==> flow/design.v <==
module cache(
    clk,
    proc_reset,
    proc_read,
    proc_write,
    proc_addr,
    proc_wdata,
    proc_stall,
    proc_rdata,
    mem_read,
    mem_write,
    mem_addr,
    mem_rdata,
    mem_wdata,
    mem_ready
);
    input          clk;
    input          proc_reset;
    input          proc_read, proc_write;
    input   [29:0] proc_addr;
    input   [31:0] proc_wdata;
    output 	reg        proc_stall;
    output  reg [31:0] proc_rdata;
    input  [127:0] mem_rdata;
    input          mem_ready;
    output   reg    mem_read, mem_write;
    output reg [27:0] mem_addr;
    output reg [127:0] mem_wdata;
    wire [1:0]read_and_write;
	assign read_and_write = {proc_read , proc_write};
	reg [127:0]block_0, block_1, block_2, block_3, block_4, block_5, block_6, block_7,block;
	reg [127:0]block_next_0, block_next_1, block_next_2, block_next_3, block_next_4, block_next_5, block_next_6, block_next_7, block_next;
	reg [7:0]dirty;
	reg [7:0]dirty_next;
	reg [7:0]valid;
	reg [7:0]valid_next;
	reg [24:0]tag_0, tag_1, tag_2, tag_3, tag_4, tag_5, tag_6, tag_7;
	reg [24:0]tag_next_0, tag_next_1, tag_next_2, tag_next_3, tag_next_4, tag_next_5, tag_next_6, tag_next_7;
	reg [31:0] block_to_read;
	reg [127:0]block_to_write;
	reg [24:0]tag;
	reg [1:0]block_offset;
	reg dirty_now;
	reg valid_now;
	reg [31:0] proc_wdata_place;
	reg [1:0] state, next_state;						 
	reg hit, stall;
	always@(*)							 
	begin
		case (proc_addr[4:2])
			3'b000:
				begin
					tag = tag_0;
					dirty_now = dirty[0];
					valid_now = valid[0];
					block = block_0;
				end
			3'b001:
				begin
					tag = tag_1;
					dirty_now = dirty[1];
					valid_now = valid[1];
					block = block_1;
				end
			3'b010:
				begin
					tag = tag_2;
					dirty_now = dirty[2];
					valid_now = valid[2];
					block = block_2;
				end
			3'b011:
				begin
					tag = tag_3;
					dirty_now = dirty[3];
					valid_now = valid[3];
					block = block_3;
				end
			3'b100:
				begin
					tag = tag_4;
					dirty_now = dirty[4];
					valid_now = valid[4];
					block = block_4;
				end
			3'b101:
				begin
					tag = tag_5;
					dirty_now = dirty[5];
					valid_now = valid[5];
					block = block_5;
				end
			3'b110:
				begin
					tag = tag_6;
					dirty_now = dirty[6];
					valid_now = valid[6];
					block = block_6;
				end
			3'b111:
				begin
					tag = tag_7;
					dirty_now = dirty[7];
					valid_now = valid[7];
					block = block_7;
				end
		endcase
	end
	always@(*)					 
	begin
		if (proc_read)
		begin
		case(proc_addr[1:0])
			2'b00:
				begin
					block_to_read = block[31:0];
				end
			2'b01:
				begin
					block_to_read = block[63:32];
				end
			2'b10:
				begin
					block_to_read = block[95:64];
				end
			2'b11:
				begin
					block_to_read = block[127:96];
				end
			endcase
		end
		else
		begin
			block_to_read = 32'b0;
		end
	end
	always@(*)					 
	begin
		if (proc_write)
		begin
			case (proc_addr[1:0])
			2'b00:
				begin
					block_to_write = {block[127:32], proc_wdata};
				end
			2'b01:
				begin
					block_to_write = {block[127:64], proc_wdata, block[31:0]};
				end
			2'b10:
				begin
					block_to_write = {block[127:96], proc_wdata, block[63:0]};
				end
			2'b11:
				begin
					block_to_write = {proc_wdata , block[95:0]};
				end
			endcase
		end
		else
		begin
			block_to_write = 128'd0;
		end
	end
	always@(*)					 
	begin
		if (valid_now && ~state[1] && ~state[0] && (proc_addr[29:5] == tag ))
			begin
				hit = 1'b1;
				stall = 1'b0;
			end
		else
			begin
				hit = 1'b0;
				stall = 1'b1;
			end
	end
	always@(*)					 
	begin
		case (state)
			2'b00:				 
				begin
					tag_next_0 = tag_0;
					tag_next_1 = tag_1;
					tag_next_2 = tag_2;
					tag_next_3 = tag_3;
					tag_next_4 = tag_4;
					tag_next_5 = tag_5;
					tag_next_6 = tag_6;
					tag_next_7 = tag_7;
					if (proc_write && hit)
						begin
							case(proc_addr[4:2])
								3'b000:
									begin
										valid_next = valid;
										dirty_next = dirty;
										valid_next[0] = 1'b1;
										dirty_next[0] = 1'b1;
										block_next_0 = block_to_write;
										block_next_1 = block_1;
										block_next_2 = block_2;
										block_next_3 = block_3;
										block_next_4 = block_4;
										block_next_5 = block_5;
										block_next_6 = block_6;
										block_next_7 = block_7;
									end
								3'b001:
									begin
										valid_next = valid;
										dirty_next = dirty;
										valid_next[1] = 1'b1;
										dirty_next[1] = 1'b1;
										block_next_0 = block_0;
										block_next_1 = block_to_write;
										block_next_2 = block_2;
										block_next_3 = block_3;
										block_next_4 = block_4;
										block_next_5 = block_5;
										block_next_6 = block_6;
										block_next_7 = block_7;
									end
								3'b010:
									begin
										valid_next = valid;
										dirty_next = dirty;
										valid_next[2] = 1'b1;
										dirty_next[2] = 1'b1;
										block_next_0 = block_0;
										block_next_1 = block_1;
										block_next_2 = block_to_write;
										block_next_3 = block_3;
										block_next_4 = block_4;
										block_next_5 = block_5;
										block_next_6 = block_6;
										block_next_7 = block_7;
									end
								3'b011:
									begin
										valid_next = valid;
										dirty_next = dirty;
										valid_next[3] = 1'b1;
										dirty_next[3] = 1'b1;
										block_next_0 = block_0;
										block_next_1 = block_1;
										block_next_2 = block_2;
										block_next_3 = block_to_write;
										block_next_4 = block_4;
										block_next_5 = block_5;
										block_next_6 = block_6;
										block_next_7 = block_7;
									end
								3'b100:
									begin
										valid_next = valid;
										dirty_next = dirty;
										valid_next[4] = 1'b1;
										dirty_next[4] = 1'b1;
										block_next_0 = block_0;
										block_next_1 = block_1;
										block_next_2 = block_2;
										block_next_3 = block_3;
										block_next_4 = block_to_write;
										block_next_5 = block_5;
										block_next_6 = block_6;
										block_next_7 = block_7;
									end
								3'b101:
									begin
										valid_next = valid;
										dirty_next = dirty;
										valid_next[5] = 1'b1;
										dirty_next[5] = 1'b1;
										block_next_0 = block_0;
										block_next_1 = block_1;
										block_next_2 = block_2;
										block_next_3 = block_3;
										block_next_4 = block_4;
										block_next_5 = block_to_write;
										block_next_6 = block_6;
										block_next_7 = block_7;
									end
								3'b110:
									begin
										valid_next = valid;
										dirty_next = dirty;
										valid_next[6] = 1'b1;
										dirty_next[6] = 1'b1;
										block_next_0 = block_0;
										block_next_1 = block_1;
										block_next_2 = block_2;
										block_next_3 = block_3;
										block_next_4 = block_4;
										block_next_5 = block_5;
										block_next_6 = block_to_write;
										block_next_7 = block_7;
									end
								3'b111:
									begin
										valid_next = valid;
										dirty_next = dirty;
										valid_next[7] = 1'b1;
										dirty_next[7] = 1'b1;
										block_next_0 = block_0;
										block_next_1 = block_1;
										block_next_2 = block_2;
										block_next_3 = block_3;
										block_next_4 = block_4;
										block_next_5 = block_5;
										block_next_6 = block_6;
										block_next_7 = block_to_write;
									end
								endcase
						end
					else
						begin
							valid_next = valid;
							dirty_next = dirty;
							block_next_0 = block_0;
							block_next_1 = block_1;
							block_next_2 = block_2;
							block_next_3 = block_3;
							block_next_4 = block_4;
							block_next_5 = block_5;
							block_next_6 = block_6;
							block_next_7 = block_7;
						end
				end
			2'b01:					 
				begin
					valid_next = valid;
					dirty_next = dirty;				
					tag_next_0 = tag_0;
					tag_next_1 = tag_1;
					tag_next_2 = tag_2;
					tag_next_3 = tag_3;
					tag_next_4 = tag_4;
					tag_next_5 = tag_5;
					tag_next_6 = tag_6;
					tag_next_7 = tag_7;
					block_next_0 = block_0;
					block_next_1 = block_1;
					block_next_2 = block_2;
					block_next_3 = block_3;
					block_next_4 = block_4;
					block_next_5 = block_5;
					block_next_6 = block_6;
					block_next_7 = block_7;
				end
			2'b10:			 
				begin
					case (proc_addr[4:2])
						3'b000:
							begin
							valid_next = valid;
							dirty_next = dirty;
							valid_next[0] = 1'b1;
							dirty_next[0] = 1'b0;
							tag_next_0 = proc_addr[29:5];
							tag_next_1 = tag_1;
							tag_next_2 = tag_2;
							tag_next_3 = tag_3;
							tag_next_4 = tag_4;
							tag_next_5 = tag_5;
							tag_next_6 = tag_6;
							tag_next_7 = tag_7;
							block_next_0 = mem_rdata;
							block_next_1 = block_1;
							block_next_2 = block_2;
							block_next_3 = block_3;
							block_next_4 = block_4;
							block_next_5 = block_5;
							block_next_6 = block_6;
							block_next_7 = block_7;
							end
						3'b001:
							begin
							valid_next = valid;
							dirty_next = dirty;
							valid_next[1] = 1'b1;
							dirty_next[1] = 1'b0;
							tag_next_0 = tag_0;
							tag_next_1 = proc_addr[29:5];
							tag_next_2 = tag_2;
							tag_next_3 = tag_3;
							tag_next_4 = tag_4;
							tag_next_5 = tag_5;
							tag_next_6 = tag_6;
							tag_next_7 = tag_7;
							block_next_0 = block_0;
							block_next_1 = mem_rdata;
							block_next_2 = block_2;
							block_next_3 = block_3;
							block_next_4 = block_4;
							block_next_5 = block_5;
							block_next_6 = block_6;
							block_next_7 = block_7;	
							end
						3'b010:
							begin
							valid_next = valid;
							dirty_next = dirty;
							valid_next[2] = 1'b1;
							dirty_next[2] = 1'b0;
							tag_next_0 = tag_0;
							tag_next_1 = tag_1;
							tag_next_2 = proc_addr[29:5];
							tag_next_3 = tag_3;
							tag_next_4 = tag_4;
							tag_next_5 = tag_5;
							tag_next_6 = tag_6;
							tag_next_7 = tag_7;
							block_next_0 = block_0;
							block_next_1 = block_1;
							block_next_2 = mem_rdata;
							block_next_3 = block_3;
							block_next_4 = block_4;
							block_next_5 = block_5;
							block_next_6 = block_6;
							block_next_7 = block_7;	
							end
						3'b011:
							begin
							valid_next = valid;
							dirty_next = dirty;
							valid_next[3] = 1'b1;
							dirty_next[3] = 1'b0;
							tag_next_0 = tag_0;
							tag_next_1 = tag_1;
							tag_next_2 = tag_2;
							tag_next_3 = proc_addr[29:5];
							tag_next_4 = tag_4;
							tag_next_5 = tag_5;
							tag_next_6 = tag_6;
							tag_next_7 = tag_7;
							block_next_0 = block_0;
							block_next_1 = block_1;
							block_next_2 = block_2;
							block_next_3 = mem_rdata;
							block_next_4 = block_4;
							block_next_5 = block_5;
							block_next_6 = block_6;
							block_next_7 = block_7;	
							end
						3'b100:
							begin
							valid_next = valid;
							dirty_next = dirty;
							valid_next[4] = 1'b1;
							dirty_next[4] = 1'b0;
							tag_next_0 = tag_0;
							tag_next_1 = tag_1;
							tag_next_2 = tag_2;
							tag_next_3 = tag_3;
							tag_next_4 = proc_addr[29:5];
							tag_next_5 = tag_5;
							tag_next_6 = tag_6;
							tag_next_7 = tag_7;
							block_next_0 = block_0;
							block_next_1 = block_1;
							block_next_2 = block_2;
							block_next_3 = block_3;
							block_next_4 = mem_rdata;
							block_next_5 = block_5;
							block_next_6 = block_6;
							block_next_7 = block_7;	
							end
						3'b101:
							begin
							valid_next = valid;
							dirty_next = dirty;
							valid_next[5] = 1'b1;
							dirty_next[5] = 1'b0;
							tag_next_0 = tag_0;
							tag_next_1 = tag_1;
							tag_next_2 = tag_2;
							tag_next_3 = tag_3;
							tag_next_4 = tag_4;
							tag_next_5 = proc_addr[29:5];
							tag_next_6 = tag_6;
							tag_next_7 = tag_7;
							block_next_0 = block_0;
							block_next_1 = block_1;
							block_next_2 = block_2;
							block_next_3 = block_3;
							block_next_4 = block_4;
							block_next_5 = mem_rdata;
							block_next_6 = block_6;
							block_next_7 = block_7;	
							end
						3'b110:
							begin
							valid_next = valid;
							dirty_next = dirty;
							valid_next[6] = 1'b1;
							dirty_next[6] = 1'b0;
							tag_next_0 = tag_0;
							tag_next_1 = tag_1;
							tag_next_2 = tag_2;
							tag_next_3 = tag_3;
							tag_next_4 = tag_4;
							tag_next_5 = tag_5;
							tag_next_6 = proc_addr[29:5];
							tag_next_7 = tag_7;
							block_next_0 = block_0;
							block_next_1 = block_1;
							block_next_2 = block_2;
							block_next_3 = block_3;
							block_next_4 = block_4;
							block_next_5 = block_5;
							block_next_6 = mem_rdata;
							block_next_7 = block_7;	
							end
						3'b111:
							begin
							valid_next = valid;
							dirty_next = dirty;
							valid_next[7] = 1'b1;
							dirty_next[7] = 1'b0;
							tag_next_0 = tag_0;
							tag_next_1 = tag_1;
							tag_next_2 = tag_2;
							tag_next_3 = tag_3;
							tag_next_4 = tag_4;
							tag_next_5 = tag_5;
							tag_next_6 = tag_6;
							tag_next_7 = proc_addr[29:5];
							block_next_0 = block_0;
							block_next_1 = block_1;
							block_next_2 = block_2;
							block_next_3 = block_3;
							block_next_4 = block_4;
							block_next_5 = block_5;
							block_next_6 = block_6;
							block_next_7 = mem_rdata;					
							end
					endcase
				end
			2'b11:					 
				begin
					valid_next = valid;
					dirty_next = dirty;				
					tag_next_0 = tag_0;
					tag_next_1 = tag_1;
					tag_next_2 = tag_2;
					tag_next_3 = tag_3;
					tag_next_4 = tag_4;
					tag_next_5 = tag_5;
					tag_next_6 = tag_6;
					tag_next_7 = tag_7;
					block_next_0 = block_0;
					block_next_1 = block_1;
					block_next_2 = block_2;
					block_next_3 = block_3;
					block_next_4 = block_4;
					block_next_5 = block_5;
					block_next_6 = block_6;
					block_next_7 = block_7;
				end
			endcase	
	end
	always@(*)					 
	begin
		case(state)
			2'b00:				 
				begin
					proc_stall = stall;
					mem_read = 1'b0;
					mem_write= 1'b0;
					mem_addr = 28'b0;
					mem_wdata= 128'b0;
					if (proc_read && hit)
						begin
							proc_rdata = block_to_read;
						end
					else
						begin
							proc_rdata = 32'b0;
						end
				end
			2'b01:				 
				begin
					proc_stall = 1'b1;
					proc_rdata = 32'b0;
					mem_read = 1'b0;
					mem_write= 1'b1;
					mem_addr = {tag , proc_addr[4:2]};
					mem_wdata= block;
				end
			2'b10:				 
				begin
					proc_stall = 1'b1;
					proc_rdata = 32'b0;
					mem_read = 1'b1;
					mem_write= 1'b0;
					mem_addr = proc_addr[29:2];					
					mem_wdata=128'b0;
				end
			2'b11:
				begin
					proc_stall = 1'b1;
					proc_rdata = 32'b0;
					mem_read = 1'b1;
					mem_write= 1'b0;
					mem_addr = proc_addr[29:2];					
					mem_wdata=128'b0;
				end
		endcase
	end
	always@(*)						 
	begin
		case(state)
			2'b00:					 
				begin
					if (hit)
						begin
							next_state = 2'b00;
						end
					else if (dirty_now)
						begin
							next_state = 2'b01;
						end
					else
						begin
							next_state = 2'b10;
						end
				end
			2'b01:					 
				begin
					if (mem_ready)
						begin
						next_state = 2'b10;
						end
					else
						begin
						next_state = 2'b01;
						end
				end
			2'b10:					 
				begin
					if (mem_ready)
						begin
							next_state = 2'b00;
						end
					else
						begin
							next_state = 2'b10;
						end
				end
			2'b11:
				begin
					next_state = 2'b11;
				end
			endcase
	end
always@( posedge clk or posedge proc_reset ) begin
    if( proc_reset ) begin
			state <= 2'b00;
			block_0 <= 128'b0;
			block_1 <= 128'b0;
			block_2 <= 128'b0;
			block_3 <= 128'b0;
			block_4 <= 128'b0;
			block_5 <= 128'b0;
			block_6 <= 128'b0;
			block_7 <= 128'b0;
			valid <= 8'd0;
			dirty <= 8'd0;
			tag_0 <= 25'd0;
			tag_1 <= 25'd0;
			tag_2 <= 25'd0;
			tag_3 <= 25'd0;
			tag_4 <= 25'd0;
			tag_5 <= 25'd0;
			tag_6 <= 25'd0;
			tag_7 <= 25'd0;
    end
    else begin
		valid <= valid_next;
		dirty <= dirty_next;
		tag_0 <= tag_next_0;
		tag_1 <= tag_next_1;
		tag_2 <= tag_next_2;
		tag_3 <= tag_next_3;
		tag_4 <= tag_next_4;
		tag_5 <= tag_next_5;
		tag_6 <= tag_next_6;
		tag_7 <= tag_next_7;
		state <= next_state;
		block_0 <= block_next_0;
		block_1 <= block_next_1;
		block_2 <= block_next_2;
		block_3 <= block_next_3;
		block_4 <= block_next_4;
		block_5 <= block_next_5;
		block_6 <= block_next_6;
		block_7 <= block_next_7;
    end
end
endmodule
* From RTL to reports: cache
The steps from the RTL of cache to its reports follow in flow order. Line numbers count from 1 in the design file above. Operators: Yosys type, input widths -> output width; for muxes data width and select width s. Not given: -
Inputs: top module cache, clock input clk, library sky130hd, corner tt_025C_1v80

* Word level
Counts by Yosys on the flattened word-level netlist (proc, flatten, opt, wreduce; memories kept). Register bits leave out memories and registers merged into their read ports (data or address). Print and check cells are left out. Cells with the same type and inputs are merged into one.
Word-level totals: memories 0, ROM bits 0, latch bits 0, bits in registers 1242, word-level cells 198, RAM bits 0, bits of input ports 195, word width x clocked read ports 0
Cells by class: multiply operators 0, bitwise operators 4, shift operators 0, mux-type cells 98, reduce/logical cells 39, equality and inequality tests 31, divide/modulo/power cells 0, magnitude comparators 0, add/subtract/negate cells 0
Operators by type and width (count):
- $mux 128 | 25
- $pmux 128 s2 | 9
- $pmux 128 s8 | 1
- $pmux 128 s4 | 1
- $mux 25 | 16
- $pmux 25 s8 | 1
- $pmux 32 s4 | 1
- $pmux 28 s3 | 1
- $pmux 32 s2 | 1
- $mux 32 | 2
- $reduce_or 7->1 | 8
- $ne 2x2->1 const B | 17
- $reduce_and 4->1 | 8
- $pmux 8 s2 | 2
- $eq 25x25->1 | 1
- $pmux 1 s2 | 11
- $reduce_and 2->1 | 9
- $mux 1 | 18
- $pmux 1 s8 | 2
- $mux 8 | 2
- $eq 3x3->1 const B | 4
- $reduce_or 3->1 | 3
- $eq 2x2->1 const B | 4
- $pmux 2 s4 | 1
- $mux 2 | 4
- $reduce_or 2->1 | 3
- $eq 3x2->1 const B | 2
- $logic_and 1x1->1 | 5
Not listed: further kinds 5, cells in them 10.

* Logic depth
Depth = most cells in a row (Yosys ltp): at word level without a register or memory, in the mapped netlist without a sequential cell, where the memories' decode and read muxes count.
Depth: depth in word-level cells 9, ABC_AREA 0, gate-level depth with buffers 15, gate-level depth less buffers 9

* Synthesis result
The flow's flattened synthesis, as Yosys stat reports it; memories are mapped. The netlist is that of the ABC_AREA named above (0 if unset); the other value can give another one.
Cell types:
- sky130_fd_sc_hd__dfrtp_1 | count 1242, area in all 3.11E+04 um^2
- sky130_fd_sc_hd__mux2_2 | count 943, area in all 1.06E+04 um^2
- sky130_fd_sc_hd__mux2_1 | count 316, area in all 3.56E+03 um^2
- sky130_fd_sc_hd__mux2i_1 | count 202, area in all 2.02E+03 um^2
- sky130_fd_sc_hd__o21ai_0 | count 343, area in all 1.72E+03 um^2
- sky130_fd_sc_hd__nor2_1 | count 355, area in all 1.33E+03 um^2
- sky130_fd_sc_hd__a21oi_1 | count 246, area in all 1.23E+03 um^2
- sky130_fd_sc_hd__mux4_2 | count 48, area in all 1.08E+03 um^2
- sky130_fd_sc_hd__nand2_1 | count 256, area in all 960.922 um^2
- sky130_fd_sc_hd__o22ai_1 | count 130, area in all 813.28 um^2
- sky130_fd_sc_hd__clkbuf_1 | count 216, area in all 810.778 um^2
- sky130_fd_sc_hd__buf_4 | count 76, area in all 570.547 um^2
- sky130_fd_sc_hd__a221oi_1 | count 64, area in all 560.538 um^2
- sky130_fd_sc_hd__nor3_1 | count 86, area in all 430.413 um^2
- sky130_fd_sc_hd__nor2b_1 | count 64, area in all 400.384 um^2
- sky130_fd_sc_hd__a22o_1 | count 40, area in all 350.336 um^2
- sky130_fd_sc_hd__buf_2 | count 70, area in all 350.336 um^2
- sky130_fd_sc_hd__buf_6 | count 30, area in all 337.824 um^2
Not listed: further types 52, cells in them 347.
Mapped netlist: standard cells after synthesis 5074, cell area after synthesis 0.0607808 mm^2, flip-flop cells 1242, buffer cells 431

* Timing after synthesis
OpenSTA on the mapped netlist: ideal clock, no wires. The path of least setup slack (recovery checks aside). Input and output delay are each 20% of the period. Register names are those of the netlist, which keeps one name where synthesis merged equal registers.
Path post-synthesis: path kind input to output, start in proc_addr[4], end out proc_rdata[11], path delay 2541 ps, data arrival time 4541 ps, period 10000 ps, slack 3459 ps, path buffers 4, required time 8000 ps, input delay 2000 ps, driving pins on the path 12, synthesis period reached 6541 ps
"path delay" = arrival - input delay + setup time. A path that ends at an output port has no setup time. "driving pins on the path": output pins that drive a net of the path, with the launching flip-flop's if there is one; two outputs of one cell count as two. "synthesis period reached" = period - worst setup slack (recovery checks aside). The figure is calculated, with input and output delays left at 20% of the set period. Between the ends stands the longest chain of elaborated cells between them, by number of cells; it is not shown to be the way that was timed. Of several equally long chains one is given. A line is the first line of the expression or statement that the cell stems from. Yosys adds cells for indexed reads and writes and turns some case tables into memories.
On the way, post-synthesis: path through sky130_fd_sc_hd__buf_4 -> sky130_fd_sc_hd__or3_1 -> sky130_fd_sc_hd__buf_2 -> sky130_fd_sc_hd__buf_2 -> sky130_fd_sc_hd__o22ai_1 -> sky130_fd_sc_hd__xor2_1 -> sky130_fd_sc_hd__nand4_1 -> sky130_fd_sc_hd__nor4_2 -> sky130_fd_sc_hd__and4_1 -> sky130_fd_sc_hd__nand3_1 -> sky130_fd_sc_hd__clkbuf_1 -> sky130_fd_sc_hd__a211oi_1, cells in the longest elaborated chain 9, elaborated cells between the ends (all ways) 21, classes of those cells 8 x eq/ne; 8 x mux; 5 x reduce/logical
RTL lines, path post-synthesis:
- start: declaration | line 20 | input   [29:0] proc_addr;
- $eq 3x3->1 | line 50 | case (proc_addr[4:2])
- $pmux 1 s8 | line 50
- $logic_and 1x1->1 x3 | line 167 | if (valid_now && ~state[1] && ~state[0] && (proc_addr[29:5] == tag ))
- $mux 1 | line 167
- $logic_and 1x1->1 | line 573 | if (proc_read && hit)
- $mux 32 | line 573
- $pmux 32 s2 | line 565 | case(state)
- end: declaration | line 23 | output  reg [31:0] proc_rdata;

* Timing after layout
From the final timing report of job 1: the path of least setup slack in the routed layout; clock arrival at registers is part of the times. The report prints the path's times to 10 ps; the period is as set.
Path post-layout: path kind input to output, start in proc_addr[3], end out proc_rdata[3], data arrival time 7050 ps, path buffers 3, driving pins on the path 12, required time 8000 ps, input delay 2000 ps, period 10000 ps, slack 950 ps
Between the ends stands the longest chain of elaborated cells between them, by number of cells; it is not shown to be the way that was timed. Of several equally long chains one is given.
On the way, post-layout: path through sky130_fd_sc_hd__buf_8 -> sky130_fd_sc_hd__and2_1 -> sky130_fd_sc_hd__a221oi_1 -> sky130_fd_sc_hd__o22a_1 -> sky130_fd_sc_hd__xnor2_1 -> sky130_fd_sc_hd__nor4_1 -> sky130_fd_sc_hd__and3_1 -> sky130_fd_sc_hd__and4_1 -> sky130_fd_sc_hd__nand3_2 -> sky130_fd_sc_hd__buf_4 -> sky130_fd_sc_hd__a211oi_1 -> sky130_fd_sc_hd__clkdlybuf4s50_1, cells in the longest elaborated chain 9, elaborated cells between the ends (all ways) 21, classes of those cells 8 x eq/ne; 8 x mux; 5 x reduce/logical
RTL lines, path post-layout:
- start: declaration | line 20 | input   [29:0] proc_addr;
- $eq 3x3->1 | line 50 | case (proc_addr[4:2])
- $pmux 1 s8 | line 50
- $logic_and 1x1->1 x3 | line 167 | if (valid_now && ~state[1] && ~state[0] && (proc_addr[29:5] == tag ))
- $mux 1 | line 167
- $logic_and 1x1->1 | line 573 | if (proc_read && hit)
- $mux 32 | line 573
- $pmux 32 s2 | line 565 | case(state)
- end: declaration | line 23 | output  reg [31:0] proc_rdata;

==> runs of cache <==
Stored flow runs of cache (2 of them; Yosys, OpenROAD, sky130hd). They differ in their settings and are not a sequence. Constraints: input delay and output delay 20% of the set period each, output load 0.01 pF.
By "allowed time less slack (worst setup path)" is meant the share of the clock period that the worst setup path is allowed (20% is reserved at inputs, 20% at outputs), minus its slack. Clock arrival times at its registers enter into it.
By "power consumption" is meant OpenSTA's value without simulated activity: inputs other than the clock are taken to toggle once in ten clock periods, and the tool carries that through the logic.
"allowed time less slack (worst setup path)" is given in steps of 10 ps.

[job 1] flow files
==> flow/run.sh <==
#!/bin/bash
# the make line also repeats the synthesis and layout settings of config.mk as NAME=value (left out here)
make -C /OpenROAD-flow-scripts/flow DESIGN_CONFIG=/design/flow/config.mk WORK_HOME=/design/flow/orfs CLKGATE_MAP_FILE= finish
==> flow/config.mk <==
export PLATFORM = sky130hd
export DESIGN_NAME = cache
export DESIGN_NICKNAME = cache
export VERILOG_FILES = /design/flow/design.v
export SDC_FILE = /design/flow/constraint.sdc
export NUM_CORES = 4
export LEC_CHECK = 0
export ABC_AREA = 0
export CAP_MARGIN = 20
export CELL_PAD_IN_SITES_DETAIL_PLACEMENT = 2
export CORE_MARGIN = 2
export CORE_UTILIZATION = 30
export CTS_CLUSTER_SIZE = 85
export GPL_ROUTABILITY_DRIVEN = 0
export MAX_ROUTING_LAYER = met4
export MIN_ROUTING_LAYER = met2
export PLACE_DENSITY = 0.5
export SETUP_SLACK_MARGIN = 0.85
export SLEW_MARGIN = 20
==> flow/constraint.sdc <==
create_clock -name core_clock -period 10.0 [get_ports {clk}]
set_input_delay 2.0000 -clock core_clock [delete_from_list [all_inputs] [get_ports {clk}]]
set_output_delay 2.0000 -clock core_clock [all_outputs]
set_load 0.01 [all_outputs]

[job 1] result: power consumption 21.782 mW; full die area 0.20622 mm^2; allowed time less slack (worst setup path) 5050 ps; class of the worst setup path input to output; worst hold slack 478 ps; setup slack of the worst path 948 ps; standard-cell area after routing 0.0725283 mm^2; final setup TNS 0 ps; netlist area reported by Yosys 0.0607808 mm^2

[job 2] flow files
==> flow/run.sh <==
#!/bin/bash
# the make line also repeats the synthesis and layout settings of config.mk as NAME=value (left out here)
make -C /OpenROAD-flow-scripts/flow DESIGN_CONFIG=/design/flow/config.mk WORK_HOME=/design/flow/orfs CLKGATE_MAP_FILE= finish
==> flow/config.mk <==
export PLATFORM = sky130hd
export DESIGN_NAME = cache
export DESIGN_NICKNAME = cache
export VERILOG_FILES = /design/flow/design.v
export SDC_FILE = /design/flow/constraint.sdc
export NUM_CORES = 4
export LEC_CHECK = 0
export CAP_MARGIN = 30
export CELL_PAD_IN_SITES_DETAIL_PLACEMENT = 0
export CELL_PAD_IN_SITES_GLOBAL_PLACEMENT = 0
export CORE_MARGIN = 2
export CORE_UTILIZATION = 26
export CTS_CLUSTER_DIAMETER = 383
export CTS_CLUSTER_SIZE = 72
export GPL_ROUTABILITY_DRIVEN = 0
export GPL_TIMING_DRIVEN = 0
export HOLD_SLACK_MARGIN = 0.18
export MAX_ROUTING_LAYER = met4
export MIN_ROUTING_LAYER = met1
export PLACE_DENSITY_LB_ADDON = 0.08
export SETUP_SLACK_MARGIN = 1.59
export SLEW_MARGIN = 30
export TNS_END_PERCENT = 5
==> flow/constraint.sdc <==
create_clock -name core_clock -period 14.1 [get_ports {clk}]
set_input_delay 2.8200 -clock core_clock [delete_from_list [all_inputs] [get_ports {clk}]]
set_output_delay 2.8200 -clock core_clock [all_outputs]
set_load 0.01 [all_outputs]

[job 2] result: allowed time less slack (worst setup path) 7030 ps; class of the worst setup path input to output; power consumption 12.858 mW; setup slack of the worst path 1429 ps; standard-cell area after routing 0.0725646 mm^2; full die area 0.237656 mm^2; worst hold slack 498 ps; netlist area reported by Yosys 0.0607808 mm^2; final setup TNS 0 ps
